==> flow/design.v <==
`timescale 1ns / 1ps
module SHIFT #
(
	parameter SPI_LEN = 4'd8 
) 
 (
  input Clk,
  input SckWr, 
  input SckRd, 
  input Rst,   
  input IsLoad,
  input [SPI_LEN-1:0] DataIn, 
  input SftIn, 
  input SftEn, 
  output SftOut, 
  output reg [SPI_LEN-1:0]DataOut 
  );
  reg [SPI_LEN-1:0] DataInt; 
  assign SftOut=DataInt[7];  
  always @( posedge Clk )
    if( !Rst )begin 
		DataInt <= 0;
		DataOut <= 0;
	 end
	 else if(IsLoad ) DataInt <= DataIn; 
    else if( SftEn ) begin
		if(SckWr) DataInt <= { DataInt [SPI_LEN-2:0], 1'b0 }; 
		if(SckRd) DataOut <= { DataOut [SPI_LEN-2:0], SftIn };
    end
endmodule
`timescale 1ns / 1ps
module spi #
(
parameter SPI_LEN = 4'd8, 
parameter SPI_DIV = 4'd1  
) 
(
Clk,Rst,Sck,Mosi,Miso,RdData,WrData,IsSta,IsDone
);  
input  Clk; 
input  Rst; 
output Sck;  
output Mosi;
input  Miso;
output [SPI_LEN -1:0] RdData;
input  [SPI_LEN -1:0] WrData;
input  IsSta; 
output IsDone;
reg  [1:0] SckState;  
reg  s; 
reg  SckEn;  
reg  IsDone; 
reg  [6:0]SckC;  
reg  [3:0]BitC;  
wire SftOut; 
reg  Sck,SckD1;
wire SckUp,SckNp;
assign SckUp=Sck&&(!SckD1);
assign SckNp=!Sck&&(SckD1);
always @(posedge Clk) if(!Rst) SckD1 <= 1'b0; else SckD1 <= Sck;
always @(posedge Clk)
if(!Rst) BitC <= 4'd0; else
if(SckEn && SckUp) BitC <= BitC + 1'b1; else if(BitC == SPI_LEN) BitC<=4'd0;
assign Mosi=  SftOut ; 
always @(posedge Clk)
if(!Rst)begin
		s<=1'b0; IsDone <= 1'b0; SckEn <= 1'b0;
end
else begin 
		case(s)
		0:  
		begin IsDone <= 1'b0; SckEn <= 1'b0; if( IsSta )s<= 1'b1; end
		1: 
		begin  
		SckEn<=1'b1; if(BitC == SPI_LEN)begin SckEn <= 1'b0; IsDone <= 1'b1; s <= 1'b0;end
		end
		endcase
end
always @(posedge Clk)
if(!Rst)begin SckC <= 7'd0; Sck <= 1'b0; SckState <= 2'd0;end
else begin
		case( SckState )
		0: 
		begin SckC <= 7'd0; Sck <= 1'd0; if( SckEn ) SckState <= 2; end
		1:
		begin 
		Sck <= 1'b1; if( SckC >= SPI_DIV ) begin SckState <= 2; SckC <= 7'd0; end else SckC <= SckC + 1'b1;
		end
		2: 
		begin 
		Sck <= 1'b0;
		if( SckC >= SPI_DIV ) begin  SckC<=7'd0; if( SckEn ) SckState <= 1; else SckState <= 0; end 
		else SckC <= SckC + 1'b1; 
		end
		endcase
end
wire  IsSpiLd;
assign IsSpiLd = IsSta;
			SHIFT#
				(
					.SPI_LEN(SPI_LEN)  
				)
			SHIFT_INST
				( 
					.Clk(Clk), 
					.Rst(Rst),
					.SckWr(SckNp),
					.SckRd(SckUp),
					.IsLoad(IsSpiLd), 
					.DataIn(WrData), 
					.SftIn(Miso), 
					.SftEn(SckEn),  
					.SftOut(SftOut), 
					.DataOut(RdData) 
				 );
endmodule
`timescale 1ns / 1ps
`timescale 1ns / 1ps
module display(clk,rst_n,Sftclk,Lchclk,SDout,Srst_n,Dpy0,Dpy1,Dpy2,Dpy3);
input clk;
input rst_n;
output Sftclk;
output Lchclk;
output SDout;
output Srst_n;
input  [3:0]Dpy0;
input  [3:0]Dpy1;
input  [3:0]Dpy2;
input  [3:0]Dpy3;
parameter 
		zero = 8'b1100_0000,
		one  = 8'b1111_1001,
		two  = 8'b1010_0100,
		three= 8'b1011_0000,
		four = 8'b1001_1001,
		five = 8'b1001_0010,
		six  = 8'b1000_0010,
		seven= 8'b1111_1000,
		eight= 8'b1000_0000,
		nine = 8'b1001_0000;
parameter 
		IDLE =0,
		BYT0 =1,
		BYT0W=2,
		BYT1 =3,
		BYT1W=4;
reg Lchclk;
reg Srst_n;
reg rdy;
reg IsSta;
reg [7:0]WrData;
reg [2:0]s;
reg [2:0]Dpy_n;
reg [3:0]dp;
reg [3:0]data;
reg [7:0]dat;
wire IsDone;
wire [7:0] RdData;
always @(posedge clk or negedge rst_n)begin
	if(!rst_n)begin 
		IsSta <= 1'b0; s<= 1'b0; Lchclk <= 1'b0; Srst_n <= 1'b0;
		rdy <= 1'b0; WrData <= 8'd0;
	end
	else begin
		case(s)
		0 : 
		begin IsSta <= 0; s <= 3'd1; rdy <=0; Srst_n <= 1; end  
		1,2:  
		s <= s + 1'b1;
		3:    
		begin WrData <= dp; IsSta <= 1; Srst_n <=1; s <= 4; Lchclk <= 0;end 
		4:   
		begin IsSta <=0; if( IsDone ) begin s <= 5; Lchclk <= 0; end end   
		5 :   
		begin WrData <= dat ;IsSta <= 1;s <= 6; end     
		6:   
		begin IsSta <=0; if( IsDone ) begin s <= 0; Lchclk <= 1;rdy <= 1;end end
	endcase
	end
end
always @(posedge clk or negedge rst_n) begin
	if(!rst_n)
		Dpy_n <= 3'd0;
	else begin 
			if( rdy ) begin Dpy_n <= Dpy_n + 3'd1; 
			if( Dpy_n == 3'd3 ) Dpy_n <= 3'd0; end	
	end
end
always @( posedge clk or negedge rst_n)begin
		if(!rst_n) begin data <= 4'd0; dp <= 4'd0; end
		else
			case ( Dpy_n ) 
			0:
			begin data <= Dpy0;dp <= 4'b1000;end
			1:
			begin data <= Dpy1;dp <= 4'b0100;end
			2:
			begin data <= Dpy2;dp <= 4'b0010;end
			3:
			begin data <= Dpy3;dp <= 4'b0001;end
			endcase
end
always @(posedge clk or negedge rst_n)begin
		if(!rst_n) dat <= 8'd0;
		else
			case( data ) 
				0: dat <= zero; 
				1: dat <= one;
				2: dat <= two;
				3: dat <= three;
				4: dat <= four;
				5: dat <= five;
				6: dat <= six;
				7: dat <= seven;
				8: dat <= eight;
				9: dat <= nine;
			endcase
end
localparam SPI_LEN =4'd8;
localparam SPI_DIV =4'd1;
spi#(
	.SPI_LEN(SPI_LEN), 
	.SPI_DIV(SPI_DIV)
)
hc595x2(
				.Clk(clk),
				.Rst(rst_n),
				.Sck(Sftclk),
				.Mosi(SDout),
				.Miso(1'b0),
				.RdData(RdData),
				.WrData(WrData),
				.IsSta(IsSta),
				.IsDone(IsDone)
				);
endmodule
module binary2bcd(
      clk,
      rst_n,
      binary,
      state_en,
		refresh,
		BCD
);
parameter   b_length      = 10;
parameter   bcd_len       = 16;
parameter   idle              = 5'b00001;
parameter   shift             = 5'b00010;
parameter   wait_judge   = 5'b00100;
parameter   judge           = 5'b01000;
parameter   add_3          = 5'b10000;
input       clk;
input       rst_n;
input    [b_length-1:0]  binary;
input      state_en;
input refresh;
output reg [bcd_len-1:0]  BCD;
reg  [b_length-1:0]  reg_binary;     
reg  [3:0]    bcd0, bcd1, bcd2, bcd3;
reg  [3:0]    shift_time;                    
reg   [5:0]    c_state, n_state;
reg      add3_en;
reg      change_done;
reg refresh_r;
always@(posedge clk or negedge rst_n)
begin
        if(!rst_n)
              refresh_r <= 1'b0;
       else if(refresh)
             refresh_r <= 1'b1;
end
always@(posedge clk or negedge rst_n)
begin
        if(!rst_n)
              c_state <= idle;
       else
             c_state <= n_state;
end
always@(posedge clk or negedge rst_n)
begin
       if(!rst_n)
                  n_state <= idle;
       else
               case(n_state)
					idle:begin
                               if((binary!=0)&&(state_en == 1'b1)&&(refresh_r == 1'b1))
                                       n_state <= shift;
                              else
                                      n_state <= idle;
                          end
					shift: n_state <= wait_judge;
					wait_judge: begin
										if(change_done==1'b1)
                                    n_state <= idle;
                              else
                                    n_state <= judge;
									end
               judge:begin   
									 if(add3_en)
												n_state <= add_3;
									 else
												n_state <= shift;
                          end
               add_3:begin
                                 n_state <= shift;
                           end
               default: n_state <= idle;  
              endcase
end
always@(posedge clk or negedge rst_n)
begin
         if(!rst_n)
                  begin
                          shift_time  <= 4'b0;
                          change_done <= 1'b0;
                          add3_en  <= 1'b0;
                          reg_binary <= 0;
                          bcd0 <= 4'b0;
                          bcd1 <= 4'b0;
                          bcd2 <= 4'b0;
                          bcd3 <= 4'b0;
                          BCD <= 0;
                 end
         else
           case(n_state)
           idle:begin
                          shift_time <= b_length;
                          reg_binary <= binary;
                          bcd2     <= 4'b0;
                          bcd1     <= 4'b0;
                          bcd0     <= 4'b0;
								  bcd3 <= 4'd0;
                  end
          shift:begin 
                      {bcd3,bcd2,bcd1,bcd0,reg_binary} <= {bcd3,bcd2,bcd1,bcd0,reg_binary}<<1;
                      shift_time <= shift_time-1;
                      if(shift_time==1)     change_done <= 1'b1;
                      else                       change_done <= 1'b0;    
                 end
  wait_judge:begin
                       if((bcd3>=4'd5)||(bcd2>=4'd5)||(bcd1>=4'd5)||(bcd0>=4'd5))
                               add3_en <= 1;
                       else
                               add3_en <= 0;
                      if(change_done==1)   BCD <= {bcd3,bcd2,bcd1,bcd0};
                    end
        judge:  add3_en <= 0;
       add_3: begin
							  if(bcd3 >= 4'd5) bcd3 <= bcd3 + 4'b0011; else bcd3 <= bcd3;
                       if(bcd2>=4'd5) bcd2 <= bcd2 + 4'b0011; else bcd2 <= bcd2;
                       if(bcd1>=4'd5) bcd1 <= bcd1 + 4'b0011; else bcd1 <= bcd1;
                       if(bcd0>=4'd5) bcd0 <= bcd0 + 4'b0011; else bcd0 <= bcd0;
                   end
      default: begin
                           change_done <= 1'b0;
                           add3_en  <= 1'b0;
                  end
           endcase
        end
endmodule
`timescale 1ns / 1ps
module segment_driver(
    input clk,
    input rst_n,
	 input refresh,
	 input[9:0] bin,
	 output Sftclk,
	 output Lchclk,
	 output SDout
    );
wire[15:0] bcd_out;
binary2bcd my_binary2bcd(	.clk(clk),
									.rst_n(rst_n),
									.state_en(1'b1),
									.refresh(refresh),
									.binary(bin),
									.BCD(bcd_out));
display dpy_rssi(	.clk(clk),
						.rst_n(rst_n),
						.Dpy0(bcd_out[3:0]),
						.Dpy1(bcd_out[7:4]),
						.Dpy2(bcd_out[11:8]),
						.Dpy3(bcd_out[15:12]),
						.Sftclk(Sftclk),
						.Lchclk(Lchclk),
						.SDout(SDout));
endmodule
`timescale 1ns / 1ps
module speed_select(clk,rst_n,bps_start,clk_bps,uart_ctrl);
input[2:0] uart_ctrl;
input clk;	 
input rst_n;	
input bps_start;	
output clk_bps;	 
parameter 	bps9600 		= 5208,	 
			 	bps19200 	= 2604,	 
				bps38400 	= 1302,	 
				bps57600 	= 868,	 
				bps115200	= 434;	 
parameter 	bps9600_2 	    = 2604,
				bps19200_2	= 1302,
				bps38400_2	= 651,
				bps57600_2	= 434,
				bps115200_2 = 217;  
reg[12:0] bps_para;	
reg[12:0] bps_para_2;	
reg[12:0] cnt;			
reg clk_bps_r;			
wire[2:0] uart_ctrl_r = uart_ctrl;	 
always @ (posedge clk or negedge rst_n) begin
	if(!rst_n) begin 
			bps_para <= 13'd0;
			bps_para_2 <= 13'd0;	
		end
	else  begin
			case (uart_ctrl_r)	
				3'd0:	begin
						bps_para <= bps9600;
						bps_para_2 <= bps9600_2;
						end
				3'd1:	begin
						bps_para <= bps19200;
						bps_para_2 <= bps19200_2;
						end
				3'd2:	begin
						bps_para <= bps38400;
						bps_para_2 <= bps38400_2;
						end
				3'd3:	begin
						bps_para <= bps57600;
						bps_para_2 <= bps57600_2;
						end
				3'd4:	begin
						bps_para <= bps115200;
						bps_para_2 <= bps115200_2;
						end
				default:begin
				        bps_para <= bps9600;
						bps_para_2 <= bps9600_2;
						end
				endcase
		end
end
always @ (posedge clk or negedge rst_n)
	if(!rst_n) cnt <= 13'd0;
	else if(cnt<bps_para && bps_start) cnt <= cnt+1'b1;	
	else cnt <= 13'd0;
always @ (posedge clk or negedge rst_n)
	if(!rst_n) clk_bps_r <= 1'b0;
	else if(cnt==bps_para_2 && bps_start) clk_bps_r <= 1'b1;	 
	else clk_bps_r <= 1'b0;
assign clk_bps = clk_bps_r;
endmodule
module uart_rx(
				clk,rst_n,
				rs232_rx,rx_data,rx_int,
				clk_bps,bps_start
			);
input clk;		
input rst_n;	
input rs232_rx;	
input clk_bps;	
output reg bps_start;	
output[7:0] rx_data;	
output reg rx_int;	
reg rs232_rx0,rs232_rx1,rs232_rx2,rs232_rx3;	
wire neg_rs232_rx;	
always @ (posedge clk or negedge rst_n) 
	if(!rst_n) begin
		rs232_rx0 <= 1'b0;
		rs232_rx1 <= 1'b0;
		rs232_rx2 <= 1'b0;
		rs232_rx3 <= 1'b0;
	end
	else begin
		rs232_rx0 <= rs232_rx;
		rs232_rx1 <= rs232_rx0;
		rs232_rx2 <= rs232_rx1;
		rs232_rx3 <= rs232_rx2;
	end
assign neg_rs232_rx = rs232_rx3 & rs232_rx2 & ~rs232_rx1 & ~rs232_rx0;
reg[3:0] num;	
always @ (posedge clk or negedge rst_n)
	if(!rst_n) bps_start <= 1'b0;
	else if(!bps_start && neg_rs232_rx) bps_start <= 1'b1;	
	else if((num == 4'd9) && clk_bps) bps_start <= 1'b0;	
reg[7:0] rx_temp_data;	
always @ (posedge clk or negedge rst_n)
	if(!rst_n) begin
		rx_temp_data <= 8'd0;
		num <= 4'd0;
		rx_int <= 1'b0;
	end
	else if(bps_start) begin	
		if(clk_bps) begin		
			if(num < 4'd9) begin
				num <= num+1'b1;
				rx_int <= 1'b0;	
			end
			else begin
				num <= 4'd0;			
				rx_int <= 1'b1;			
			end
			case (num)
				4'd1: rx_temp_data[0] <= rs232_rx;	
				4'd2: rx_temp_data[1] <= rs232_rx;	
				4'd3: rx_temp_data[2] <= rs232_rx;	
				4'd4: rx_temp_data[3] <= rs232_rx;	
				4'd5: rx_temp_data[4] <= rs232_rx;	
				4'd6: rx_temp_data[5] <= rs232_rx;	
				4'd7: rx_temp_data[6] <= rs232_rx;	
				4'd8: rx_temp_data[7] <= rs232_rx;	
				default: ;
			endcase
		end
		else rx_int <= 1'b0;
	end
	else rx_int <= 1'b0;
assign rx_data = rx_temp_data;	
endmodule
`timescale 1ns / 1ps
module uart_tx(clk,rst_n,clk_bps,rx_data,rx_int,rs232_tx,bps_start);
input clk;		 
input rst_n;	
input clk_bps;		 
input[7:0] rx_data;	
input rx_int;		 
output rs232_tx;	 
output bps_start;	
reg rx_int0,rx_int1,rx_int2;	 
wire neg_rx_int;	 
always @ (posedge clk or negedge rst_n) begin
	if(!rst_n) begin
			rx_int0 <= 1'b0;
			rx_int1 <= 1'b0;
			rx_int2 <= 1'b0;
		end
	else begin
			rx_int0 <= rx_int;
			rx_int1 <= rx_int0;
			rx_int2 <= rx_int1;
		end
end
assign neg_rx_int =  ~rx_int1 & rx_int2;	 
reg[7:0] tx_data;	
reg bps_start_r;
reg tx_en;	
reg[3:0] num;
always @ (posedge clk or negedge rst_n) begin
	if(!rst_n) begin
			bps_start_r <= 1'b0;
			tx_en <= 1'b0;
			tx_data <= 8'd0;
		end
	else if(neg_rx_int) begin	
			bps_start_r <= 1'b1;
			tx_data <= rx_data;	
			tx_en <= 1'b1;		
		end
	else if(num==4'd11) begin	
			bps_start_r <= 1'b0;
			tx_en <= 1'b0;
		end
end
assign bps_start = bps_start_r;
reg rs232_tx_r;
always @ (posedge clk or negedge rst_n) begin
	if(!rst_n) begin
			num <= 4'd0;
			rs232_tx_r <= 1'b1;
		end
	else if(tx_en) begin
			if(clk_bps)	begin
					num <= num+1'b1;
					case (num)
						4'd0:	rs232_tx_r <= 1'b0; 	
						4'd1:	rs232_tx_r <= tx_data[0];	 
						4'd2:	rs232_tx_r <= tx_data[1];	 
						4'd3: rs232_tx_r <= tx_data[2];	 
						4'd4: rs232_tx_r <= tx_data[3];	 
						4'd5: rs232_tx_r <= tx_data[4];	 
						4'd6: rs232_tx_r <= tx_data[5];	 
						4'd7:	rs232_tx_r <= tx_data[6];	 
						4'd8: rs232_tx_r <= tx_data[7];	 
						4'd9: rs232_tx_r <= 1'b1;	
					 	default: rs232_tx_r <= 1'b1;
						endcase
				end
			else if(num==4'd11) num <= 4'd0;	
		end
end
assign rs232_tx = rs232_tx_r;
endmodule
`timescale 1ns / 1ps
module my_uart(clk,rst_n,rs232_rx,rs232_tx,tx_in,rx_out,rx_over,tx_write);
input clk;	 
input rst_n;	
input rs232_rx;	 
input[7:0] tx_in; 
input tx_write;   
output rs232_tx;	 
output[7:0] rx_out; 
output rx_over;     
wire bps_start_rx;	
wire clk_bps_rx;		 
speed_select		speed_rx(	.clk(clk),	
										.rst_n(rst_n),
										.bps_start(bps_start_rx),
										.clk_bps(clk_bps_rx),
										.uart_ctrl(3'd4)
										);
uart_rx			uart_rx(		.clk(clk),
									.rst_n(rst_n),
									.rs232_rx(rs232_rx),
									.clk_bps(clk_bps_rx),
									.bps_start(bps_start_rx),
									.rx_data(rx_out),
									.rx_int(rx_over)
									);
wire bps_start_tx;	
wire clk_bps_tx;		 
speed_select		speed_tx(	.clk(clk),	
										.rst_n(rst_n),
										.bps_start(bps_start_tx),
										.clk_bps(clk_bps_tx),
										.uart_ctrl(3'd4)
										);
uart_tx			uart_tx(		.clk(clk),
									.rst_n(rst_n),
									.clk_bps(clk_bps_tx),
									.rx_data(tx_in),
									.rx_int(~tx_write),
									.rs232_tx(rs232_tx),
									.bps_start(bps_start_tx)
									);
endmodule
`timescale 1ns / 1ps
module controller(
    input clk,
    input rst_n,
    input [7:0] rx_out,		 
    input rx_over,			 
	 input [7:0] recv_in,	 
	 input recv_write,	 
    output [7:0] tx_in,	 
    output tx_write,		 
	 output recv_ce,		 
	 output recv_rst,		 
	 output [7:0] scode,	 
	 output scode_rdy,	 
	 output [7:0]level	 
    );
parameter CMD_RESET = 1;
parameter CMD_ON = 2;
parameter CMD_OFF = 3;
parameter CMD_STATUS = 4;
parameter CMD_SILENCE = 5;
parameter CMD_LEVEL = 6;
parameter STATE_IDLE = 0;
parameter STATE_RESET = 1;
parameter STATE_ON = 2;
parameter STATE_OFF = 3;
parameter STATE_STATUS = 4;
parameter STATE_SILENCE = 5;
parameter STATE_RETURN = 6;
parameter STATE_LEVEL = 7;
reg rx_over_r;
wire rx_over_pos;
always @ (posedge clk or negedge rst_n) begin
	if(!rst_n) begin
		rx_over_r <= 1'b0;
		end
	else begin
		rx_over_r <= rx_over;
		end
end
assign rx_over_pos = ~rx_over_r & rx_over;
reg recv_en;	
reg ctr_out;	
reg recv_rst_r;	
reg[3:0] para_cnt;	
reg[7:0] para_buf;
reg[15:0] out_cnt;
reg[3:0] state;
reg[3:0] state_r;
reg[7:0] level_r;
reg[7:0] scode_r;
reg scode_rdy_r;
reg[7:0] tx_in_r;		
reg tx_write_r;
always @ (posedge clk or negedge rst_n) begin
	if(!rst_n) begin
		recv_en <= 1'b0;
		ctr_out <= 1'b0;
		recv_rst_r <= 1'b1;
		level_r <= 8'd100;
		para_cnt <= 4'd0;
		para_buf <= 8'd0;
		out_cnt <= 16'd0;
		state <= STATE_IDLE;
		tx_in_r <= 8'd0;
		tx_write_r <= 1'b0;
		scode_r <= 8'd0;
		scode_rdy_r <= 1'd0;
		end
	else begin
		case(state)
			STATE_IDLE: begin
				if (rx_over_pos) begin
					case(rx_out)
						CMD_RESET: begin  
							state <= STATE_RESET;
							end
						CMD_ON: begin
							state <= STATE_ON;
							end
						CMD_OFF: begin
							state <= STATE_OFF;
							end
						CMD_STATUS: begin
							out_cnt <= 16'd20000;
							state <= STATE_STATUS;
							end
						CMD_SILENCE: state <= STATE_SILENCE;
						CMD_LEVEL: state <= STATE_LEVEL;
						default: state <= STATE_RETURN;
						endcase
					end
				end
			STATE_RESET: begin
					scode_r <= 8'd0;
					scode_rdy_r <= 1'b1;
					recv_rst_r <= 1'b0;
					state <= STATE_RETURN;
				end
			STATE_ON: begin
					scode_r <= 8'd1;
					scode_rdy_r <= 1'b1;
					recv_en <= 1'b1;
					state <= STATE_RETURN;
				end
			STATE_OFF: begin
					scode_r <= 8'd2;
					scode_rdy_r <= 1'd1;
					recv_en <= 1'b0;
					state <= STATE_RETURN;
				end
			STATE_STATUS: begin
					ctr_out <= 1'b1;
					out_cnt <= out_cnt - 16'd1;
					if (out_cnt == 16'd20000) tx_write_r <= 1'b0;
					else if (out_cnt == 16'd19998) begin
							tx_in_r <= {6'd0, recv_en, ctr_out};
							tx_write_r <= 1'b1;
						end
					else if (out_cnt == 16'd10008) begin
							tx_write_r <= 1'b0;
						end
					else if (out_cnt == 16'd9998) begin
							tx_in_r <= level_r;
							tx_write_r <= 1'b1;
						end
					else if (out_cnt == 16'd0)state <= STATE_RETURN;
				end
			STATE_SILENCE: begin
					if (rx_over_pos) begin
						para_buf <= rx_out;
						state <= STATE_RETURN;
					end else
						state <= STATE_SILENCE;
				end
			STATE_LEVEL: begin
					if (rx_over_pos) begin
						scode_r <= rx_out;
						scode_rdy_r <= 1'd1;
						level_r <= rx_out;
						state <= STATE_RETURN;
					end else
						state <= STATE_LEVEL;
				end
			STATE_RETURN: begin
					case(state_r)
						STATE_RESET: begin
								recv_rst_r <= 1'b1;
								state <= STATE_RETURN;
							end
						STATE_ON: begin
								ctr_out <= 1'b1;
								if (recv_en == 1'b1) tx_in_r <= 8'd1;
								else tx_in_r <= 8'd2;
								tx_write_r <= 1'b1;
								state <= STATE_RETURN;
							end
						STATE_OFF: begin
								ctr_out <= 1'b1;
								if (recv_en == 1'b0) tx_in_r <= 8'd1;
								else tx_in_r <= 8'd2;
								tx_write_r <= 1'b1;
								state <= STATE_RETURN;
							end
						STATE_STATUS: begin	 
								if (recv_en == 1'b1) tx_in_r <= 8'd1;
								else tx_in_r <= 8'd2;
								tx_write_r <= 1'b1;
								state <= STATE_RETURN;
							end
						STATE_SILENCE: begin
								if (para_buf == 8'd1) ctr_out <= 1'b1;
								else ctr_out <= 1'b0;
								state <= STATE_RETURN;
							end
						STATE_LEVEL: begin
								tx_in_r <= 8'd1;
								tx_write_r <= 1'b1;
								state <= STATE_RETURN;
							end
						STATE_RETURN: begin
								tx_write_r <= 1'b0;
								scode_rdy_r <= 1'd0;
								state <= STATE_IDLE;
							end
					endcase
				end
			default:	state <= STATE_IDLE;
		endcase
	end
end
always @ (posedge clk or negedge rst_n) begin
	if(!rst_n) begin
		state_r <= STATE_IDLE;
		end
	else begin
		state_r <= state;
		end
end
assign tx_in = ctr_out ? tx_in_r : recv_in;
assign tx_write = ctr_out ? tx_write_r : recv_write;
assign recv_rst = recv_rst_r;
assign recv_ce = recv_en;
assign scode = scode_r;
assign scode_rdy = scode_rdy_r;
assign level = level_r;
endmodule
`timescale 1ns / 1ps
module ad_driver(
    input clk,
    input ce,
    input rst_n,
    input[7:0] din,
    output clk_out,
	 output reg[7:0] dout,
    output ready
    );
reg[3:0] cnt;
always@(posedge clk or negedge rst_n)begin
	if (!rst_n)	cnt <= 4'd0;
	else if (ce)	cnt <= cnt + 4'd1;
end
reg clk_r;
always@(posedge clk or negedge rst_n)begin
	if (!rst_n) begin
		clk_r <= 1'b0;
	end
	else if (ce) begin
		if (cnt == 7)	clk_r <= 1'b1;
		else if (cnt == 15) clk_r <= 1'b0;
	end
end
reg rdy;
always@(posedge clk or negedge rst_n)begin
	if (!rst_n) begin
		dout <= 0;
		rdy <= 1'b0;
	end
	else if (ce) begin
		if (cnt == 8'd10) begin
			dout <= din;
			rdy <= 1'b1;
		end
		else rdy <= 1'b0;
	end
end
assign ready = rdy;
assign clk_out = clk_r;
endmodule
`timescale 1ns / 1ps
module manchester(
    input [15:0] din,
    output [7:0] dout
    );
assign dout[7] = din[15] & (~din[14]);
assign dout[6] = din[13] & (~din[12]);
assign dout[5] = din[11] & (~din[10]);
assign dout[4] = din[9] & (~din[8]);
assign dout[3] = din[7] & (~din[6]);
assign dout[2] = din[5] & (~din[4]);
assign dout[1] = din[3] & (~din[2]);
assign dout[0] = din[1] & (~din[0]);
endmodule
`timescale 1ns / 1ps
module get_data(
	input clk,
    input ce,
   input rst_n,
	input bin,
	input ben,
   output [15:0] uid,
	output [7:0] zid,
	output [7:0] cnt,
	output [7:0] ftype,
   output drdy
   );
parameter HEAD = 4'b1100;
parameter TAIL = 4'b0011;
reg[87:0] bbuf;
always @ (posedge clk or negedge rst_n)
	if(!rst_n) bbuf <= 0;
	else if (ce) begin
	 if (ben) bbuf <= {bbuf[86:0], bin};
	end
wire[15:0] uid_m;
manchester huid_manchester(	.din(bbuf[83:68]),
										.dout(uid_m[15:8]));
manchester luid_manchester(	.din(bbuf[67:52]),
										.dout(uid_m[7:0]));
wire[7:0] zid_m;
manchester zid_manchester(	.din(bbuf[51:36]),
									.dout(zid_m));
wire[7:0] cnt_m;
manchester cnt_manchester(	.din(bbuf[19:4]),
									.dout(cnt_m));
wire[7:0] type_m;
manchester type_manchester(	.din(bbuf[35:20]),
										.dout(type_m));
reg[15:0] uid_r;
reg[7:0] zid_r;
reg[7:0] cnt_r;
reg[7:0] type_r;
reg drdy_r;
always @ (posedge clk or negedge rst_n) begin
	if(!rst_n) begin
		uid_r <= 0;
		zid_r <= 0;
		cnt_r <= 0;
		type_r <= 0;
		drdy_r <= 0;
	end
	else if (ce) begin
	 if (ben) begin
		if ((bbuf[87:84] == HEAD) && (bbuf[3:0] == TAIL)) begin
			uid_r <= uid_m;
			zid_r <= zid_m;
			cnt_r <= cnt_m;
			type_r <= type_m;
			drdy_r <= 1'b1;
		end
	end 
	else drdy_r <= 1'b0;
	end
end
assign uid = uid_r;
assign zid = zid_r;
assign cnt = cnt_r;
assign ftype = type_r;
assign drdy = drdy_r;
endmodule
`timescale 1ns / 1ps
module get_rssi(
	input clk,
    input ce,
   input rst_n,
   input [7:0] din,
   input den,
	input bin,
	input ben,
   output [7:0] dout,
   output drdy
   );
parameter IDLE = 0;
parameter CAL = 1;
parameter OUT = 2;
reg[255:0] d_buf;
always @ (posedge clk or negedge rst_n)
	if(!rst_n) d_buf <= 0;
	else if (ce) begin
	 if(den) d_buf <= {d_buf[247:0], din[7:0]};
	end
wire[7:0] d_delay;
assign d_delay = d_buf[255:248];
reg[1:0] state;
reg[15:0] sum;
reg aver_rdy;
always @ (posedge clk or negedge rst_n) begin
	if(!rst_n) begin
		state <= IDLE;
		sum <= 0;
		aver_rdy <= 1'b0;
	end
	else if (ce) begin
	 begin
		case(state)
			IDLE: begin
				aver_rdy <= 1'b0;
				if (den) begin
					sum <= sum - d_delay;
					state <= CAL;
					end
				else state <= IDLE;
				end
			CAL: begin
				sum <= sum + din;
				aver_rdy <= 1'b1;
				state <= IDLE;
				end
			OUT: begin
				state <= IDLE;
				end
			default: state <= IDLE;
		endcase
	end
	end
end
reg[7:0] aver;
always @ (posedge clk or negedge rst_n)
	if(!rst_n) aver <= 0;
	else if (ce) begin
	 if(aver_rdy) aver <= sum[13:6];
	end
reg[7:0] llv;
always @ (posedge clk or negedge rst_n)
	if(!rst_n) llv <= 0;
	else if (ce) begin
	 if(ben == 1 && bin == 0) llv <= aver;
	end
reg[7:0] hlv;
always @ (posedge clk or negedge rst_n)
	if(!rst_n) hlv <= 0;
	else if (ce) begin
	 if(ben == 1 && bin == 1) hlv <= aver;
	end
reg ben_r;
always @ (posedge clk or negedge rst_n)
	if(!rst_n) ben_r <= 1'b0;
	else if (ce) begin
	 ben_r <= ben;
	end
reg[7:0] rssi;
reg rssi_rdy;
always @ (posedge clk or negedge rst_n)
	if(!rst_n) begin
		rssi <= 0;
		rssi_rdy <= 1'b0;
	end
	else if (ce) begin
	 if(ben_r && bin == 1) begin
		rssi <= hlv - llv;
		rssi_rdy <= 1'b1;
	end
	else rssi_rdy <= 1'b0;
	end
reg[511:0] rssi_buf;
always @ (posedge clk or negedge rst_n)
	if(!rst_n) rssi_buf <= 0;
	else if (ce) begin
	 if(rssi_rdy) rssi_buf <= {rssi_buf[503:0], rssi[7:0]};
	end
wire[7:0] rssi_delay;
assign rssi_delay = rssi_buf[511:504];
reg[1:0] rstate;
reg[15:0] rsum;
reg rssi_aver_rdy;
always @ (posedge clk or negedge rst_n) begin
	if(!rst_n) begin
		rstate <= IDLE;
		rsum <= 0;
		rssi_aver_rdy <= 1'b0;
	end
	else if (ce) begin
	 begin
		case(rstate)
			IDLE: begin
				rssi_aver_rdy <= 1'b0;
				if (rssi_rdy) begin
					rsum <= rsum - rssi_delay;
					rstate <= CAL;
					end
				else rstate <= IDLE;
				end
			CAL: begin
				rsum <= rsum + rssi;
				rssi_aver_rdy <= 1'b1;
				rstate <= IDLE;
				end
			OUT: begin
				rssi_aver_rdy <= 1'b1;
				rstate <= IDLE;
				end
			default: rstate <= IDLE;
		endcase
	end
	end
end
wire[7:0] rssi_aver;
assign rssi_aver = rsum[14:7];
assign dout = rssi_aver;
assign drdy = rssi_aver_rdy;
endmodule
`timescale 1ns / 1ps
module frame_out(
    input clk,
    input ce,
	 input rst_n,
    input [15:0] uid,
    input [7:0] zid,
    input [7:0] cnt,
    input [7:0] ftype,
    input [7:0] rssi,
	 input den,
    output [7:0] dout,
    output drdy
    );
parameter HEAD = 8'hCA;
parameter TAIL = 8'hFE;
parameter O_DURTION = 6000;
reg trans_start;
wire trans_start_pos;
reg[20:0] ocnt;
reg[3:0] fcnt;
always @ (posedge clk or negedge rst_n)
	if(!rst_n) trans_start <= 0;
	else if (ce) begin
	 if (den) trans_start <= 1;
	else if (fcnt > 7) trans_start <= 0;
	end
reg[63:0] frame_buf;
always @ (posedge clk or negedge rst_n)
	if(!rst_n) frame_buf <= 0;
	else if (ce) begin
	 if (trans_start_pos) frame_buf[63:0] <= {HEAD[7:0], uid[15:0], zid[7:0], cnt[7:0], ftype[7:0], rssi[7:0], 8'hFE};
	else if (ocnt == O_DURTION && trans_start == 1) frame_buf[63:0] <= {frame_buf[55:0], 8'd0};
	end
reg trans_start_r;
always @ (posedge clk or negedge rst_n)
	if(!rst_n) trans_start_r <= 0;
	else if (ce) begin
	 trans_start_r <= trans_start;
	end
assign trans_start_pos = trans_start & (~trans_start_r);
always @ (posedge clk or negedge rst_n)
	if(!rst_n) ocnt <= 0;
	else if (ce) begin
	 if (trans_start_pos) ocnt <= 0;
	else if (trans_start == 1)begin
		if (ocnt < O_DURTION) ocnt <= ocnt + 1;
		else ocnt <= 0;
		end
	else ocnt <= 0;
	end
always @ (posedge clk or negedge rst_n)
	if(!rst_n) fcnt <= 0;
	else if (ce) begin
	 if (trans_start_pos) fcnt <= 0;
	else if (trans_start == 1)begin
		if (ocnt == O_DURTION) fcnt <= fcnt + 1;
		end
	else fcnt <= 0;
	end
reg[7:0] dout_r;
reg drdy_r;
always @ (posedge clk or negedge rst_n) begin
	if(!rst_n) begin
		dout_r <= 0;
		drdy_r <= 1'b0;
	end
	else if (ce) begin
	 if (trans_start == 1 && ocnt == 50) begin
		dout_r <= frame_buf[63:56];
		drdy_r <= 1'b1;
	end
	else drdy_r <= 1'b0;
	end
end
assign dout = dout_r;
assign drdy = drdy_r;
endmodule
`timescale 1ns / 1ps
module Num_creat(rst,ahead,behind,Num);
input rst,ahead,behind;
output [3:0] Num; 
reg [3:0] Num;
parameter N=4'b1000;
always @(ahead or behind)
		begin
			case({ahead,behind})
				2'b10:		Num = N+4'b0001;
				2'b01: 		Num = N-4'b0001;
				default: 	Num = N;
			endcase
		end
endmodule
`timescale 1ns / 1ps
module Loop_Filter(rst,ahead_in,behind_in,ahead_out,behind_out);
input rst,ahead_in,behind_in;
output ahead_out,behind_out;
assign ahead_out = ahead_in;
assign behind_out = behind_in;
endmodule
`timescale 1ns / 1ps
module phase_detector(rst,clk,clk_pe,clk_ne,clk_low1,ppmdata,Num_in,enable,ahead,behind); 
input rst,clk,clk_pe,clk_ne,clk_low1,enable,ppmdata;
input [3:0] Num_in;
output ahead,behind;
parameter N = 4'b1000;
reg[3:0] adder,count_num,adder_mid,adder_mid_ahead;
reg add_permit,ahead_mid,behind_mid;
reg firstbit;
always @(posedge clk or negedge rst)
begin
	if(!rst)
		begin
			add_permit <= 1'b0;
			count_num <= 4'b0000;
			adder <= 4'b0000;
			adder_mid <= N/2;
			adder_mid_ahead <=N/2;
			firstbit <= 1'b0;
		end
	else if (clk_pe)
		begin
			if(enable && Num_in == N)
				begin	
					adder_mid_ahead <= adder_mid;
					add_permit <= 1'b1;
					count_num <= count_num + 4'b0001;
					firstbit <= ppmdata;
					adder <= adder + {1'b0,1'b0,1'b0,ppmdata};
				end
			if(!enable && Num_in == N && add_permit)
				begin
					if(count_num == N-4'b0001)
						begin
							count_num <= 4'b0000;
							adder_mid <= adder + {1'b0,1'b0,1'b0,ppmdata};
							adder <= 4'b0000;
						end
					else
						begin
							count_num <=count_num +4'b0001;
							adder <= adder + {1'b0,1'b0,1'b0,ppmdata};
						end
				end
			else if(Num_in != N)
				begin
					firstbit <= ppmdata;
					add_permit <= 1'b0;
					count_num <= 4'b0000;
					adder <= 4'b0000;
					adder_mid <= N/2;
					firstbit <= 1'b0;
				end
		end
end
always @(posedge clk or negedge rst)
begin
	if(!rst)
		begin
			ahead_mid <= 1'b0;
			behind_mid <= 1'b0;
		end
	else if (clk_ne)
		begin
			if(enable && Num_in == N)
				begin
					if((adder_mid < N/2 && !firstbit && adder_mid >0)||(adder_mid > N/2 && adder_mid < N && firstbit))
						begin
							ahead_mid <= 1'b1 ;
							behind_mid <= 1'b0;
						end
					else if((adder_mid < N/2 && adder_mid >0 && firstbit)||(adder_mid > N/2 && adder_mid <N && !firstbit))	
						begin
							ahead_mid <= 1'b0;
							behind_mid <= 1'b1 ;
						end
					else if(adder_mid == N )
						begin
							if(adder_mid_ahead == 0)
								begin
									ahead_mid <= 1'b1 ;
									behind_mid <= 1'b0 ;
								end
							else
								begin
									ahead_mid <= ahead_mid ;
									behind_mid <= behind_mid ;
								end
						end
					else if(adder_mid ==0)
						begin
							if(adder_mid_ahead == N)
								begin
									ahead_mid <= 1'b1 ;
									behind_mid <= 1'b0 ;
								end
							else
								begin
									ahead_mid <= ahead_mid ;
									behind_mid <= behind_mid ;
								end
						end	
					else
						begin	
							ahead_mid <= 1'b0 ;
							behind_mid <= 1'b0 ;
						end
				end
			else
				begin
					ahead_mid <= 1'b0 ;
					behind_mid <= 1'b0 ;					
				end
		end
end
assign ahead = ahead_mid & enable;
assign behind = behind_mid &enable;
endmodule		
`timescale 1ns / 1ps
module clock_devide(rst,Num,clk,clk_pe,enable,clk_low);
input rst,clk,clk_pe;
input[3:0] Num;
output enable,clk_low;
reg enable,clk_low1;
reg[3:0] counter;
reg[3:0] Num_here;
wire clk_low;
parameter N=4'b1000;
assign clk_low=~clk_low1;
always @(posedge clk or negedge rst)
begin
	if(!rst)
		begin
			enable <= 1'b0;
			counter <= 4'b0000;
			clk_low1 <= 1'b0;
			Num_here <= N;
		end
	else if (clk_pe)
		begin
			counter <= counter + 4'b0001;
			case(counter)
				4'b0000:
					begin
						clk_low1 <= ~clk_low1;
						Num_here <= Num;
						enable <= 1'b0;
					end
				N/2:
					begin
						clk_low1 <= ~clk_low1;
					end
				Num_here-4'b0001:
					begin
						enable <= 1'b1;
						counter <= 4'b0000;
					end
				default:	;
			endcase
		end
end
endmodule
`timescale 1ns / 1ps
module bit_synchronize(rst,clk,clk_pe,clk_ne,ppmdata,clk_low); 
input clk,clk_pe,clk_ne,ppmdata,rst;
output clk_low;
wire[3:0] Num;
wire clk_low1 = 1'b0;
wire enable,ahead,behind,ahead_final,behind_final; 
phase_detector 	U1(rst,clk,clk_pe,clk_ne,clk_low1,ppmdata,Num,enable,ahead,behind); 
Loop_Filter  	U2(rst,ahead,behind,ahead_final,behind_final);
Num_creat		U3(rst,ahead_final,behind_final,Num);
clock_devide	U4(rst,Num,clk,clk_pe,enable,clk_low);
endmodule
`timescale 1ns / 1ps
module get_bit(
    input clk,
    input ce,
    input rst_n,
    input din,
    output reg dout,
    output reg drdy
    );
parameter BPS = 125_000;
parameter BPS_CNT = 50000000/2/BPS/8;
reg[199:0] din_r;
always @ (posedge clk or negedge rst_n)
	if(!rst_n) din_r <= 0;
	else if (ce) begin
	 din_r <= {din_r[198:0], din};
	end
reg clk_8th;		
reg[21:0] cnt;
always @ (posedge clk or negedge rst_n) begin
	if(!rst_n) begin
			clk_8th <= 1'b0;
			cnt <= 22'd0;
		end
	else if (ce) begin
	 begin
		if(cnt == BPS_CNT)	begin
			clk_8th <= ~clk_8th;
			cnt <= 22'd0;
		end
		else begin
			cnt <= cnt + 22'd1;
		end
	end
	end
end
wire syn_out;
wire clk_tick = ce && (cnt == BPS_CNT);
wire clk_pe = clk_tick && !clk_8th;
wire clk_ne = clk_tick && clk_8th;
bit_synchronize bit_syn(.clk(clk),
								.clk_pe(clk_pe),
								.clk_ne(clk_ne),
								.rst(rst_n),
								.ppmdata(din),
								.clk_low(syn_out));
reg syn_out_buf;
always @ (posedge clk or negedge rst_n) begin
	if(!rst_n) begin
		syn_out_buf <=  1'b0;
	end
	else if (ce) begin
	 begin
		syn_out_buf <=  syn_out;
	end
	end
end
wire syn_neg;
assign syn_neg = ~syn_out & syn_out_buf;
always @ (posedge clk or negedge rst_n) begin
	if(!rst_n) begin
		dout <= 1'b0;
		drdy <= 1'b0;
	end
	else if (ce) begin
	 begin
		if(syn_neg) begin
			dout <= din;
			drdy <= 1'b1;
		end
		else begin
			drdy <= 1'b0;
		end
	end
	end
end
endmodule
`timescale 1ns / 1ps
module receiver(
    input clk,
    input ce,
    input rst_n,
	 input [7:0] level,
    input [7:0] din,
    input den,
    output [7:0] dout,
    output drdy,
	 output test1,
	 output test2
    );
parameter IDLE = 0;
parameter CAL = 1;
parameter OUT = 2;
wire bdata;
assign bdata = (din > level) ? 1'b1 : 1'b0;
wire bout;
wire brdy;
get_bit get_bit(	.clk(clk),
				.ce(ce),
				.rst_n(rst_n),
				.din(bdata),
				.dout(bout),
				.drdy(brdy));
wire [7:0] rssi;
wire rssi_rdy;
get_rssi get_rssi(	.clk(clk),
				.ce(ce),
							.rst_n(rst_n),
							.din(din),
							.den(den),
							.bin(bout),
							.ben(brdy),
							.dout(rssi),
							.drdy(rssi_rdy));
wire[15:0] uid;
wire[7:0] zid;
wire[7:0] cnt;
wire[7:0] ftype;
wire data_rdy;
get_data get_data(	.clk(clk),
				.ce(ce),
							.rst_n(rst_n),
							.bin(bout),
							.ben(brdy),
							.uid(uid),
							.zid(zid),
							.cnt(cnt),
							.ftype(ftype),
							.drdy(data_rdy));
reg[20:0] data_rdy_r;
always @ (posedge clk or negedge rst_n)
	if (!rst_n) data_rdy_r <= 0;
	else if (ce) begin
	 data_rdy_r <= {data_rdy_r[19:0], data_rdy};
	end
frame_out frame_out(	.clk(clk),
				.ce(ce),
							.rst_n(rst_n),
							.uid(uid),
							.zid(zid),
							.cnt(cnt),
							.ftype(ftype),
							.rssi(rssi),
							.den(data_rdy_r[8]),
							.dout(dout),
							.drdy(drdy));				
assign test1 = bdata;
assign test2 = brdy;
endmodule
`timescale 1ns / 1ps
module apollo_top(
	input clk,
   input rst_n,
	input rs232_rx,	 
	output rs232_tx,	 
	input[7:0] in_ad_data,
	output out_ad_clk,
	output Sftclk,
	output Lchclk,
	output SDout,
	output test1,
	output test2
    );
wire[7:0] tx_in;
wire tx_write;
wire[7:0] rx_out;
wire rx_over;
my_uart	uart(	.clk(clk),
					.rst_n(rst_n),
					.rs232_rx(rs232_rx),
					.rs232_tx(rs232_tx),
					.tx_in(tx_in),
					.tx_write(tx_write),
					.rx_out(rx_out),
					.rx_over(rx_over)
					);
wire[7:0] recv_in;
wire recv_write;
wire recv_en;
wire recv_rst;
wire [7:0] scode;
wire scode_rdy;
wire [7:0] level;
controller controller(	.clk(clk),
								.rst_n(rst_n),
								.rx_out(rx_out),
								.rx_over(rx_over),
								.recv_in(recv_in),
								.recv_write(recv_write),
								.tx_in(tx_in),
								.tx_write(tx_write),
								.recv_ce(recv_en),
								.recv_rst(recv_rst),
								.scode(scode),
								.scode_rdy(scode_rdy),
								.level(level)
								);
segment_driver segment(	.clk(clk),
								.rst_n(rst_n),
								.bin({2'b00, scode}),
								.refresh(scode_rdy),
								.Sftclk(Sftclk),
								.Lchclk(Lchclk),
								.SDout(SDout));
wire[7:0] ad_data_in;
wire ad_data_rdy;
wire recv_rst_n = rst_n & recv_rst;
ad_driver ad_driver(	.clk(clk),
							.ce(recv_en),
							.rst_n(recv_rst_n),
							.din(in_ad_data),
							.clk_out(out_ad_clk),
							.dout(ad_data_in),
							.ready(ad_data_rdy));
receiver receiver(	.clk(clk),
							.ce(recv_en),
							.rst_n(recv_rst_n),
							.level(level),
							.din(ad_data_in),
							.den(ad_data_rdy),
							.dout(recv_in),
							.drdy(recv_write),
							.test1(test1),
							.test2(test2));
endmodule
* Tool chain data of apollo_top
The steps from the RTL of apollo_top to its reports follow in flow order.
Line numbers count from 1 in the design file above.
Library cell names are shortened.
Not given: -
- Top module :: apollo_top
- Clock input :: clk
- Standard-cell library :: sky130hd
- Corner :: tt_025C_1v80

* Word level
Counts by Yosys on the flattened word-level netlist (proc, flatten, opt, wreduce; memories kept). Register bits leave out memories and registers merged into their read ports (data or address). Print and check cells are left out.
- Register bits :: 1387
- Output and inout bits :: 7
- Elaborated cells :: 711
- Muxes and demuxes :: 171
- $lt $le $gt $ge :: 15
- Reduce/logical cells :: 155
- Bitwise gates (word level) :: 101
- Equal/unequal tests :: 125
- Add/subtract/negate cells :: 27
** Operator list (number)
- two-way mux 64 bit :: 2
- two-way mux 4 bit :: 32
- parallel mux 16 bit (select 2 bit) :: 3
- equality test 4 x 3 -> 1 bit (second input constant) :: 23
- parallel mux 8 bit (select 10 bit) :: 1
- AND reduction 2 bit :: 36
- two-way mux 8 bit :: 9
- two-way mux 16 bit :: 4
- two-way mux 21 bit :: 3
- two-way mux 1 bit :: 63
- AND reduction 3 bit :: 19
- equality test 4 bit (second input constant) :: 13
- inverter 1 bit :: 51
- bitwise AND 1 bit :: 50
- parallel mux 4 bit (select 3 bit) :: 4
- nonzero test 2 bit :: 22
- equality test 4 x 2 -> 1 bit (second input constant) :: 11
- parallel mux 3 bit (select 6 bit) :: 2
- equality test 16 x 14 -> 1 bit (second input constant) :: 2
- equality test 16 x 15 -> 1 bit (second input constant) :: 2
- adder 16 x 8 -> 16 bit :: 2
- subtractor 16 x 8 -> 16 bit :: 2
- equality test 4 x 32 -> 1 bit :: 1
- parallel mux 8 bit (select 4 bit) :: 1
- parallel mux 1 bit (select 2 bit) :: 16
- parallel mux 8 bit (select 2 bit) :: 2
- parallel mux 4 bit (select 4 bit) :: 2
- parallel mux 6 bit (select 5 bit) :: 1
Other operator kinds: 80; their cells: 215.

* Longest topological paths
Yosys ltp: most cells in a row. Word level: on the elaborated netlist, between registers, memories and ports. Mapped: between sequential cells and ports; inverters and the memories' decode and read muxes count.
- Depth in word-level cells :: 8
- ABC_AREA :: 0
- Depth in mapped cells :: 13
- Mapped depth without buffers :: 13

* Netlist
Yosys stat after the flow's synthesis: flattened, memories mapped to cells. It holds for the ABC_AREA given above (unset counts as 0); a run with the other value may have another netlist.
Totals and module areas in this step are rounded.
** Cell types
- dfrtp_1 :: number 1337, area in all 3.35E+04 um^2
- mux2_2 :: number 947, area in all 1.07E+04 um^2
- nand2_1 :: number 425, area in all 1595.28 um^2
- ha_1 :: number 107, area in all 1.34E+03 um^2
- o21ai_0 :: number 240, area in all 1.2E+03 um^2
- nor2_1 :: number 179, area in all 671.894 um^2
- clkbuf_1 :: number 168, area in all 630.605 um^2
- dfxtp_1 :: number 27, area in all 540.518 um^2
- xnor2_1 :: number 61, area in all 534.262 um^2
- nand2b_1 :: number 77, area in all 481.712 um^2
- a21oi_1 :: number 95, area in all 475.456 um^2
- xor2_1 :: number 50, area in all 437.92 um^2
- mux2i_1 :: number 43, area in all 430.413 um^2
- inv_1 :: number 102, area in all 382.867 um^2
- a31oi_1 :: number 60, area in all 375.36 um^2
- nand3_1 :: number 73, area in all 365.35 um^2
- dfstp_2 :: number 12, area in all 315.302 um^2
- a21o_1 :: number 26, area in all 195.187 um^2
Other cell types: 74; their cells: 394.
- Mapped flip-flops :: 1376
- Buffers :: 193
- Standard cells after synthesis :: 4423
- Mapped area :: 57000 um^2
By module: a second synthesis without flattening, with its own total; a netlist apart from the flattened one above.
- Cells (unflattened synthesis) :: 5726
- Area total of the unflattened synthesis :: 61000 um^2
Each row is one instance without its submodules.
** Modules
- get_rssi :: times used 1, sequential area 21000 um^2, cells 3220, area 33000 um^2
- get_data :: times used 1, sequential area 3200 um^2, cells 277, area 4800 um^2
- frame_out :: times used 1, sequential area 2300 um^2, cells 478, area 4700 um^2
- controller :: times used 1, sequential area 1500 um^2, cells 318, area 3200 um^2
- speed_select :: times used 2, sequential area 650 um^2, cells 152, area 1500 um^2
- binary2bcd :: times used 1, sequential area 1400 um^2, cells 264, area 2700 um^2
- display :: times used 1, sequential area 850 um^2, cells 172, area 1700 um^2
- get_bit :: times used 1, sequential area 650 um^2, cells 119, area 1300 um^2
- phase_detector :: times used 1, sequential area 500 um^2, cells 98, area 1100 um^2
- spi (SPI_LEN=8, SPI_DIV=1) :: times used 1, sequential area 380 um^2, cells 91, area 830 um^2
- uart_tx :: times used 1, sequential area 430 um^2, cells 62, area 790 um^2
- uart_rx :: times used 1, sequential area 450 um^2, cells 63, area 780 um^2
- SHIFT (SPI_LEN=8) :: times used 1, sequential area 320 um^2, cells 71, area 640 um^2
- ad_driver :: times used 1, sequential area 350 um^2, cells 39, area 580 um^2
Modules not listed: 9.

* Path before layout
Path of least setup slack by OpenSTA after synthesis, without wires, with an ideal clock, recovery checks aside; 20% of the period is set as input and as output delay. Where synthesis merged equal registers, the netlist keeps one of their names.
- Path kind :: register to output
- From :: register controller.level_r[5]
- To :: output test1
- Time at the first pin :: 0.000 ns
- Driving pins on the path :: 7
- Period :: 20.0 ns
- External output delay :: 4.000 ns
- Setup slack :: 14.583 ns
- Data arrival time :: 1.417 ns
- Path delay :: 1.417 ns
- Path buffers :: 0
- Period reached after synthesis :: 5.417 ns
"path delay" is the arrival time less input delay plus setup time.
At an output port there is no setup time.
"driving pins on the path" counts driving pins, that of a launching flip-flop among them; a cell with two outputs on the path counts twice.
"period reached after synthesis" is the clock period less the worst setup slack; recovery checks do not enter. This is arithmetic on one report: input and output delays are still those of the set period (20% each).
The rows between start and end are the longest chain of elaborated cells between them; the timing report does not say that the signal goes this way. Where chains are equally long, one stands for them.
A line is the first line of the expression or statement that the cell stems from. Yosys adds cells for indexed reads and writes and turns some case tables into memories.
- Cells stage by stage :: dfstp_2 inv_1 ha_1 a21o_1 a21o_1 a21oi_1 a21oi_1
- Cells in the longest elaborated chain :: 2
- Elaborated cells on any way between the ends :: 2
** RTL lines, path post-synthesis
- start: declaration :: RTL line 686 : reg[7:0] level_r;
- start: assignment :: RTL line 696 : level_r <= 8'd100;
- start: assignment :: RTL line 776 : level_r <= rx_out;
- greater-than comparator 8 bit :: RTL line 1476 : assign bdata = (din > level) ? 1'b1 : 1'b0;
- two-way mux 1 bit :: RTL line 1476
- end: declaration :: RTL line 1542 : output test1,

* Path in the finished layout
Path of least setup slack in the final report of flow run B (OpenROAD, finished layout, wires in). Where an end is a register, its clock arrival counts in the times.
- Path kind :: register to output
- From :: register controller.level_r[5]
- To :: output test1
- Period :: 6.76 ns
- Setup slack :: 2.33 ns
- Driving pins on the path :: 8
- Path buffers :: 1
- Time at the first pin :: 0.73 ns
- External output delay :: 1.35 ns
- Data arrival time :: 3.08 ns
The rows between start and end are the longest chain of elaborated cells between them; the timing report does not say that the signal goes this way. Where chains are equally long, one stands for them.
- Cells stage by stage :: dfstp_2 inv_1 ha_1 a21o_1 a21o_1 a21oi_1 a21oi_1 clkdlybuf4s50_1
- Cells in the longest elaborated chain :: 2
- Elaborated cells on any way between the ends :: 2
** RTL lines, path after layout
- start: declaration :: RTL line 686 : reg[7:0] level_r;
- start: assignment :: RTL line 696 : level_r <= 8'd100;
- start: assignment :: RTL line 776 : level_r <= rx_out;
- greater-than comparator 8 bit :: RTL line 1476 : assign bdata = (din > level) ? 1'b1 : 1'b0;
- two-way mux 1 bit :: RTL line 1476
- end: declaration :: RTL line 1542 : output test1,

## Implementation results

apollo_top through Yosys and OpenROAD on sky130hd: 3 stored runs, unordered, with their settings and measured results. The constraints put input and output delay at 20% of the set period each and load the outputs with 0.01 pF.
"achieved period" means the clock period less the worst setup slack. The figure is calculated, with input and output delays left at 20% of the set period.
"critical path time" is the time allowed to the run's worst setup path (the clock period less input and output delay, where it has them) less its slack. Clock arrival times count: a late capture clock shortens it, a late launch clock lengthens it.
Results are given in rounded form.

* Flow run A
** Files
==> flow/run.sh <==
#!/bin/bash
# the make line also repeats the synthesis and layout settings of config.mk as NAME=value (left out here)
make -C /OpenROAD-flow-scripts/flow DESIGN_CONFIG=/design/flow/config.mk WORK_HOME=/design/flow/orfs CLKGATE_MAP_FILE= finish
==> flow/config.mk <==
export PLATFORM = sky130hd
export DESIGN_NAME = apollo_top
export DESIGN_NICKNAME = apollo_top
export VERILOG_FILES = /design/flow/design.v
export SDC_FILE = /design/flow/constraint.sdc
export NUM_CORES = 4
export LEC_CHECK = 0
export ABC_AREA = 1
export CAP_MARGIN = 5
export CELL_PAD_IN_SITES_DETAIL_PLACEMENT = 1
export CELL_PAD_IN_SITES_GLOBAL_PLACEMENT = 2
export CORE_ASPECT_RATIO = 1.55
export CORE_MARGIN = 2
export CORE_UTILIZATION = 59
export CTS_CLUSTER_DIAMETER = 319
export CTS_CLUSTER_SIZE = 50
export GPL_ROUTABILITY_DRIVEN = 0
export GPL_TIMING_DRIVEN = 0
export HOLD_SLACK_MARGIN = 0.08
export MAX_ROUTING_LAYER = met4
export MIN_ROUTING_LAYER = met1
export PLACE_DENSITY_LB_ADDON = 0.18
export SETUP_SLACK_MARGIN = 0.44
export SLEW_MARGIN = 15
export TNS_END_PERCENT = 55
==> flow/constraint.sdc <==
create_clock -name core_clock -period 5.04 [get_ports {clk}]
set_input_delay 1.0080 -clock core_clock [delete_from_list [all_inputs] [get_ports {clk}]]
set_output_delay 1.0080 -clock core_clock [all_outputs]
set_load 0.01 [all_outputs]
** Results
No results, placement failed with FLW-0024.

* Flow run B
** Files
==> flow/run.sh <==
#!/bin/bash
# the make line also repeats the synthesis and layout settings of config.mk as NAME=value (left out here)
make -C /OpenROAD-flow-scripts/flow DESIGN_CONFIG=/design/flow/config.mk WORK_HOME=/design/flow/orfs CLKGATE_MAP_FILE= finish
==> flow/config.mk <==
export PLATFORM = sky130hd
export DESIGN_NAME = apollo_top
export DESIGN_NICKNAME = apollo_top
export VERILOG_FILES = /design/flow/design.v
export SDC_FILE = /design/flow/constraint.sdc
export NUM_CORES = 4
export LEC_CHECK = 0
export ABC_AREA = 0
export CAP_MARGIN = 25
export CORE_MARGIN = 10
export CORE_UTILIZATION = 65
export CTS_CLUSTER_DIAMETER = 254
export MAX_ROUTING_LAYER = met5
export PLACE_DENSITY_LB_ADDON = 0.21
export SETUP_SLACK_MARGIN = -0.66
export SLEW_MARGIN = 20
export TNS_END_PERCENT = 5
==> flow/constraint.sdc <==
create_clock -name core_clock -period 6.76 [get_ports {clk}]
set_input_delay 1.3520 -clock core_clock [delete_from_list [all_inputs] [get_ports {clk}]]
set_output_delay 1.3520 -clock core_clock [all_outputs]
set_load 0.01 [all_outputs]
** Results
- Achieved period :: 4.429 ns
- Standard-cell area of the final layout :: 63,000 um^2
- Setup slack of the worst path :: 2.3 ns
- Critical path time :: 3.08 ns
- Critical path type :: register to output
- Area of the die :: 100,000 um^2
- Yosys chip area after synthesis :: 57,000 um^2

* Flow run C
** Files
==> flow/run.sh <==
#!/bin/bash
# the make line also repeats the synthesis and layout settings of config.mk as NAME=value (left out here)
make -C /OpenROAD-flow-scripts/flow DESIGN_CONFIG=/design/flow/config.mk WORK_HOME=/design/flow/orfs CLKGATE_MAP_FILE= finish
==> flow/config.mk <==
export PLATFORM = sky130hd
export DESIGN_NAME = apollo_top
export DESIGN_NICKNAME = apollo_top
export VERILOG_FILES = /design/flow/design.v
export SDC_FILE = /design/flow/constraint.sdc
export NUM_CORES = 4
export LEC_CHECK = 0
export ABC_AREA = 1
export CAP_MARGIN = 20
export CORE_ASPECT_RATIO = 1.12
export CORE_MARGIN = 2
export CORE_UTILIZATION = 37
export CTS_CLUSTER_DIAMETER = 243
export GPL_TIMING_DRIVEN = 1
export MIN_ROUTING_LAYER = met2
export PLACE_DENSITY_LB_ADDON = 0.08
export SLEW_MARGIN = 20
==> flow/constraint.sdc <==
create_clock -name core_clock -period 8.32 [get_ports {clk}]
set_input_delay 1.6640 -clock core_clock [delete_from_list [all_inputs] [get_ports {clk}]]
set_output_delay 1.6640 -clock core_clock [all_outputs]
set_load 0.01 [all_outputs]
** Results
- Achieved period :: 4.492 ns
- Standard-cell area of the final layout :: 65,000 um^2
- Setup slack of the worst path :: 3.8 ns
- Critical path time :: 2.83 ns
- Critical path type :: register to output
- Area of the die :: 160,000 um^2
- Yosys chip area after synthesis :: 58,000 um^2
